==> flow/design.v <==
module mp2 #(
    parameter CLK_FREQ = 12000000,
    parameter INTERVAL = CLK_FREQ / 360
)(
    input logic clk,
    input logic rst,
    output logic RGB_R,
    output logic RGB_G,
    output logic RGB_B
);
    logic [31:0] counter;
    logic [8:0] hue;
    logic [7:0] pwm_r, pwm_g, pwm_b;
    logic [7:0] pwm_counter;
    always_ff @(posedge clk) begin
        if (rst) begin
            counter <= 0;
            hue <= 0;
        end
        else if (counter >= INTERVAL)
        begin
            counter <= 0;
            hue <= (hue >= 359) ? 0 : hue + 1;
        end
        else
        begin
            counter <= counter + 1;
        end
    end
    always_comb begin
        pwm_r = (hue < 60) ? 255 :
                (hue < 120) ? (255 * (120 - hue) / 60) :
                (hue < 180) ? 0 :
                (hue < 240) ? 0 :
                (hue < 300) ? (255 * (hue - 240) / 60) :
                255;
        pwm_g = (hue < 60) ? (255 * (hue - 0) / 60) :
                (hue < 180) ? 255 :
                (hue < 240) ? (255 * (240 - hue) / 60) :
                0;
        pwm_b = (hue < 120) ? 0 :
                (hue < 180) ? (255 * (hue - 120) / 60) :
                (hue < 300) ? 255 :
                (hue < 360) ? (255 * (360 - hue) / 60) :
                0;
    end
    always_ff @(posedge clk) begin
        if (rst) pwm_counter <= 0;
        else pwm_counter <= pwm_counter + 1;
    end
    assign {RGB_R, RGB_G, RGB_B} = {pwm_counter < pwm_r, pwm_counter < pwm_g, pwm_counter < pwm_b};
endmodule
Step by step through the tools: mp2. What the tools print for mp2, step after step. Line numbers count from 1 in the design file above. Operators carry their Yosys type and port widths (W data, S select, Z words). Library cell names are shortened. A cell with -- has no value.

Design top: mp2. Clock port: clk. Library: sky130hd. Timing corner: tt_025C_1v80.

Word-level counts. Counts by Yosys on the flattened word-level netlist (proc, flatten, opt, wreduce; memories kept). Register bits leave out memories and registers merged into their read ports (data or address); mux counts leave out enables and synchronous resets folded into registers. Print and check cells are left out. Cells with the same type and inputs are merged into one.

Under word-level cells stands 48. The figure for flip-flop bits (word level) is 49.

Under add/sub/neg operators stands 8. Multiply operators: 6. Under magnitude comparators stands 11. For div/mod/pow operators the number is 6. The figure for reductions and logical operators is 1. For multiplexer cells the number is 13.

Operator list (number): $div A32 B6 Y32 const B (6); $mul A9 B10 Y19 const A (5); $mul A8 B9 Y17 const A (1); $mux W8 (12); $add A32 B1 Y32 const B (1); $ge A32 B16 Y1 const B (1); $lt A8 B8 Y1 (3); $lt A9 B8 Y1 const B (2); $lt A9 B9 Y1 const B (2); $sub A7 B9 Y10 const A (1); $sub A8 B9 Y10 const A (1); $sub A9 B7 Y10 const B (1); $sub A9 B8 Y10 const B (1); $sub A9 B9 Y10 const A (1); $add A9 B1 Y9 const B (1); $lt A9 B6 Y1 const B (1); $lt A9 B7 Y1 const B (1); $ge A9 B9 Y1 const B (1); $mux W9 (1); $add A8 B1 Y8 const B (1); $reduce_or A2 Y1 (1).

Logic depth. Depth = most cells in a row (Yosys ltp): at word level without a register or memory, in the mapped netlist without a sequential cell, where the memories' decode and read muxes count.

The entry for depth after elaboration reads 9. Under ABC_AREA stands 0. Under mapped depth stands 52. Under mapped depth without buffers stands 48.

After synthesis. Yosys stat after the flow's synthesis: flattened, memories mapped to cells. It holds for the ABC_AREA given above (unset counts as 0); a run with the other value may have another netlist. Totals and module areas in this step are rounded.

The figure for sequential area is 0.0009809 mm^2. Cell count: 2207. Flip-flop cells: 49. Under synthesis area stands 0.01808 mm^2.

Cells by type (number): fa_1 (227); ha_1 (243); inv_1 (422); dfxtp_1 (49); xnor2_1 (110); a21oi_1 (145); nor2_1 (134); o21ai_0 (95); nand2_1 (126); xor2_1 (51); a21o_1 (38); a211oi_1 (34); nand3_1 (51); o211ai_1 (29); o21a_1 (24); nor3_1 (33); clkbuf_1 (36); mux2i_1 (13).

Other cell types: 84; their cells: 347.

Path before layout. OpenSTA on the mapped netlist: ideal clock, no wires. The path of least setup slack (recovery checks aside). Input and output delay are each 20% of the period. Register names are those of the netlist, which keeps one name where synthesis merged equal registers.

Path kind: reg-to-output. From: register hue[2]. To: output RGB_G. The entry for data required time reads 24000 ps. Under stages on the path stands 49. Under arrival time stands 13172 ps. The entry for launch time at the first pin reads 0 ps. Under buffers on the path stands 3. Under slack stands 10828 ps. Under path delay stands 13172 ps. Period: 30000 ps. Under synthesis period reached stands 19172 ps.

"path delay" = arrival - input delay + setup time. At an output port there is no setup time. "stages on the path": output pins that drive a net of the path, with the launching flip-flop's if there is one; two outputs of one cell count as two. "synthesis period reached" = period - worst setup slack (recovery checks aside). The figure is calculated, with input and output delays left at 20% of the set period. Between the ends stands the longest chain of elaborated cells between them, by number of cells; it is not shown to be the way that was timed. Of several equally long chains one is given. Each line given opens the expression or statement behind the cell; cells for indexed reads and writes are added by Yosys, which also makes memories of some case tables.

Path through: dfxtp_1 -> buf_2 -> inv_1 -> ha_1 -> nor2b_1 -> a21oi_1 -> nor2_1 -> a211oi_1 -> inv_1 -> fa_1 -> inv_1 -> fa_1 -> fa_1 -> fa_1 -> ha_1 -> a211oi_1 -> o211ai_1 -> and3_1 -> (+13 left out) -> a311o_1 -> a211oi_2 -> mux2i_1 -> xor2_1 -> buf_2 -> or4_1 -> and3_1 -> o2111ai_2 -> a21oi_2 -> o22ai_2 -> inv_1 -> a21oi_1 -> ha_1 -> a211oi_1 -> nand2_1 -> a221oi_1 -> nand2_1 -> o21ai_1. The figure for cells in the longest elaborated chain is 7. The entry for elaborated cells on any way between the ends reads 12.

Ends and longest elaborated chain, post-synthesis: start, declared (line 12) `logic [8:0] hue;`; start, assigned (line 18) `hue <= 0;`; start, assigned (line 23) `hue <= (hue >= 359) ? 0 : hue + 1;`; $sub A8 B9 Y10 (line 39) `(hue < 240) ? (255 * (240 - hue) / 60) :`; $mul A9 B10 Y19 (line 39); $div A32 B6 Y32 (line 39); $mux W8 (line 39); $mux W8 (line 38) `(hue < 180) ? 255 :`; $mux W8 (line 37) `pwm_g = (hue < 60) ? (255 * (hue - 0) / 60) :`; $lt A8 B8 Y1 (line 51) `assign {RGB_R, RGB_G, RGB_B} = {pwm_counter < pwm_r, pwm_counter < pwm_g, pwm_counter < pwm_b};`; end, declared (line 8) `output logic RGB_G,`.

Path in the finished layout. From the final timing report of run 2: the path of least setup slack in the routed layout; clock arrival at registers is part of the times. The path's times are printed in steps of 10 ps; the period is the one set.

Path kind: reg-to-output. From: register hue[7]. To: output RGB_G. The entry for data required time reads 24000 ps. Under slack stands 7630 ps. The entry for launch time at the first pin reads 290 ps. Under stages on the path stands 48. Period: 30000 ps. Under buffers on the path stands 1. Under arrival time stands 16370 ps.

Between the ends stands the longest chain of elaborated cells between them, by number of cells; it is not shown to be the way that was timed. Of several equally long chains one is given.

Path through: dfxtp_1 -> clkinv_1 -> ha_1 -> nor2b_1 -> a311oi_1 -> xnor2_2 -> inv_1 -> fa_1 -> inv_1 -> fa_1 -> fa_1 -> inv_1 -> fa_1 -> inv_1 -> ha_1 -> nand3_1 -> a211oi_1 -> o21ai_0 -> (+12 left out) -> a211oi_2 -> nor2_1 -> mux2i_1 -> xor2_1 -> a21oi_1 -> mux2i_1 -> o2111ai_2 -> a21oi_2 -> o22ai_2 -> inv_1 -> a21oi_1 -> ha_1 -> a211oi_1 -> nand2_1 -> a221oi_1 -> o21ai_0 -> o21ai_1 -> clkdlybuf4s50_1. The figure for cells in the longest elaborated chain is 7. The entry for elaborated cells on any way between the ends reads 12.

Ends and longest elaborated chain, after layout: start, declared (line 12) `logic [8:0] hue;`; start, assigned (line 18) `hue <= 0;`; start, assigned (line 23) `hue <= (hue >= 359) ? 0 : hue + 1;`; $sub A8 B9 Y10 (line 39) `(hue < 240) ? (255 * (240 - hue) / 60) :`; $mul A9 B10 Y19 (line 39); $div A32 B6 Y32 (line 39); $mux W8 (line 39); $mux W8 (line 38) `(hue < 180) ? 255 :`; $mux W8 (line 37) `pwm_g = (hue < 60) ? (255 * (hue - 0) / 60) :`; $lt A8 B8 Y1 (line 51) `assign {RGB_R, RGB_G, RGB_B} = {pwm_counter < pwm_r, pwm_counter < pwm_g, pwm_counter < pwm_b};`; end, declared (line 8) `output logic RGB_G,`.

## Implementation results

Settings and measured results of 3 stored flow runs for module mp2 (sky130hd), not sorted in any way. The constraints put input and output delay at 20% of the set period each and load the outputs with 0.01 pF. "period reached" = clock period - worst setup slack. The figure is calculated, with input and output delays left at 20% of the set period. "time of the worst setup path" is the time allowed to the run's worst setup path (the clock period less input and output delay, where it has them) less its slack. Clock arrival times count: a late capture clock shortens it, a late launch clock lengthens it. "total power after layout" is the tool's figure for a default switching activity; nothing was simulated. "time of the worst setup path" is known to 10 ps. Measured values are rounded.

Files of run 1:
==> flow/run.sh <==
#!/bin/bash
# the make line also repeats the synthesis and layout settings of config.mk as NAME=value (left out here)
make -C /OpenROAD-flow-scripts/flow DESIGN_CONFIG=/design/flow/config.mk WORK_HOME=/design/flow/orfs CLKGATE_MAP_FILE= finish
==> flow/config.mk <==
export PLATFORM = sky130hd
export DESIGN_NAME = mp2
export DESIGN_NICKNAME = mp2
export VERILOG_FILES = /design/flow/design.v
export SDC_FILE = /design/flow/constraint.sdc
export NUM_CORES = 4
export LEC_CHECK = 0
export ABC_AREA = 1
export CAP_MARGIN = 40
export CELL_PAD_IN_SITES_GLOBAL_PLACEMENT = 1
export CORE_MARGIN = 2
export CORE_UTILIZATION = 68
export HOLD_SLACK_MARGIN = 0.14
export PLACE_DENSITY_LB_ADDON = 0.02
export SETUP_SLACK_MARGIN = 0.32
export SLEW_MARGIN = 5
export TNS_END_PERCENT = 45
==> flow/constraint.sdc <==
create_clock -name core_clock -period 30.0 [get_ports {clk}]
set_input_delay 6.0000 -clock core_clock [delete_from_list [all_inputs] [get_ports {clk}]]
set_output_delay 6.0000 -clock core_clock [all_outputs]
set_load 0.01 [all_outputs]

Outcome of run 1: stopped before the end: placement reported FLW-0024.

Files of run 2:
==> flow/run.sh <==
#!/bin/bash
# the make line also repeats the synthesis and layout settings of config.mk as NAME=value (left out here)
make -C /OpenROAD-flow-scripts/flow DESIGN_CONFIG=/design/flow/config.mk WORK_HOME=/design/flow/orfs CLKGATE_MAP_FILE= finish
==> flow/config.mk <==
export PLATFORM = sky130hd
export DESIGN_NAME = mp2
export DESIGN_NICKNAME = mp2
export VERILOG_FILES = /design/flow/design.v
export SDC_FILE = /design/flow/constraint.sdc
export NUM_CORES = 4
export LEC_CHECK = 0
export CAP_MARGIN = 15
export CELL_PAD_IN_SITES_DETAIL_PLACEMENT = 0
export CELL_PAD_IN_SITES_GLOBAL_PLACEMENT = 1
export CORE_MARGIN = 6
export CORE_UTILIZATION = 40
export CTS_CLUSTER_DIAMETER = 72
export GPL_ROUTABILITY_DRIVEN = 1
export GPL_TIMING_DRIVEN = 1
export HOLD_SLACK_MARGIN = 0.2
export MAX_ROUTING_LAYER = met5
export MIN_ROUTING_LAYER = met2
export PLACE_DENSITY = 0.57
export SLEW_MARGIN = 20
export TNS_END_PERCENT = 40
==> flow/constraint.sdc <==
create_clock -name core_clock -period 30.0 [get_ports {clk}]
set_input_delay 6.0000 -clock core_clock [delete_from_list [all_inputs] [get_ports {clk}]]
set_output_delay 6.0000 -clock core_clock [all_outputs]
set_load 0.01 [all_outputs]

Results of run 2. The chip area after synthesis (Yosys) comes to 0.01808 mm^2. The total negative slack on setup checks reads 0 ps. The measured lowest setup slack is 7633 ps. The post-route utilization reads 43.0 %. The total power after layout stands at 1.249 mW. The worst hold slack in the final report comes to 498 ps. The time of the worst setup path comes to 16370 ps. Critical path type: reg-to-output. The standard-cell area of the final layout is 0.01909 mm^2. For the period reached the run shows 22367 ps. For the die area the run shows 0.05045 mm^2.

Files of run 3:
==> flow/run.sh <==
#!/bin/bash
# the make line also repeats the synthesis and layout settings of config.mk as NAME=value (left out here)
make -C /OpenROAD-flow-scripts/flow DESIGN_CONFIG=/design/flow/config.mk WORK_HOME=/design/flow/orfs CLKGATE_MAP_FILE= finish
==> flow/config.mk <==
export PLATFORM = sky130hd
export DESIGN_NAME = mp2
export DESIGN_NICKNAME = mp2
export VERILOG_FILES = /design/flow/design.v
export SDC_FILE = /design/flow/constraint.sdc
export NUM_CORES = 4
export LEC_CHECK = 0
export CAP_MARGIN = 20
export CELL_PAD_IN_SITES_DETAIL_PLACEMENT = 0
export CORE_MARGIN = 10
export CORE_UTILIZATION = 23
export PLACE_DENSITY_LB_ADDON = 0.28
export SLEW_MARGIN = 20
==> flow/constraint.sdc <==
create_clock -name core_clock -period 13.5 [get_ports {clk}]
set_input_delay 2.7000 -clock core_clock [delete_from_list [all_inputs] [get_ports {clk}]]
set_output_delay 2.7000 -clock core_clock [all_outputs]
set_load 0.01 [all_outputs]

Results of run 3. The chip area after synthesis (Yosys) comes to 0.01808 mm^2. The total negative slack on setup checks reads -2089 ps. The measured lowest setup slack is -752 ps. The post-route utilization reads 34.1 %. The total power after layout stands at 3.714 mW. The worst hold slack in the final report comes to 484 ps. The time of the worst setup path comes to 11550 ps. Critical path type: reg-to-output. The standard-cell area of the final layout is 0.0265 mm^2. For the period reached the run shows 14252 ps. For the die area the run shows 0.09023 mm^2.
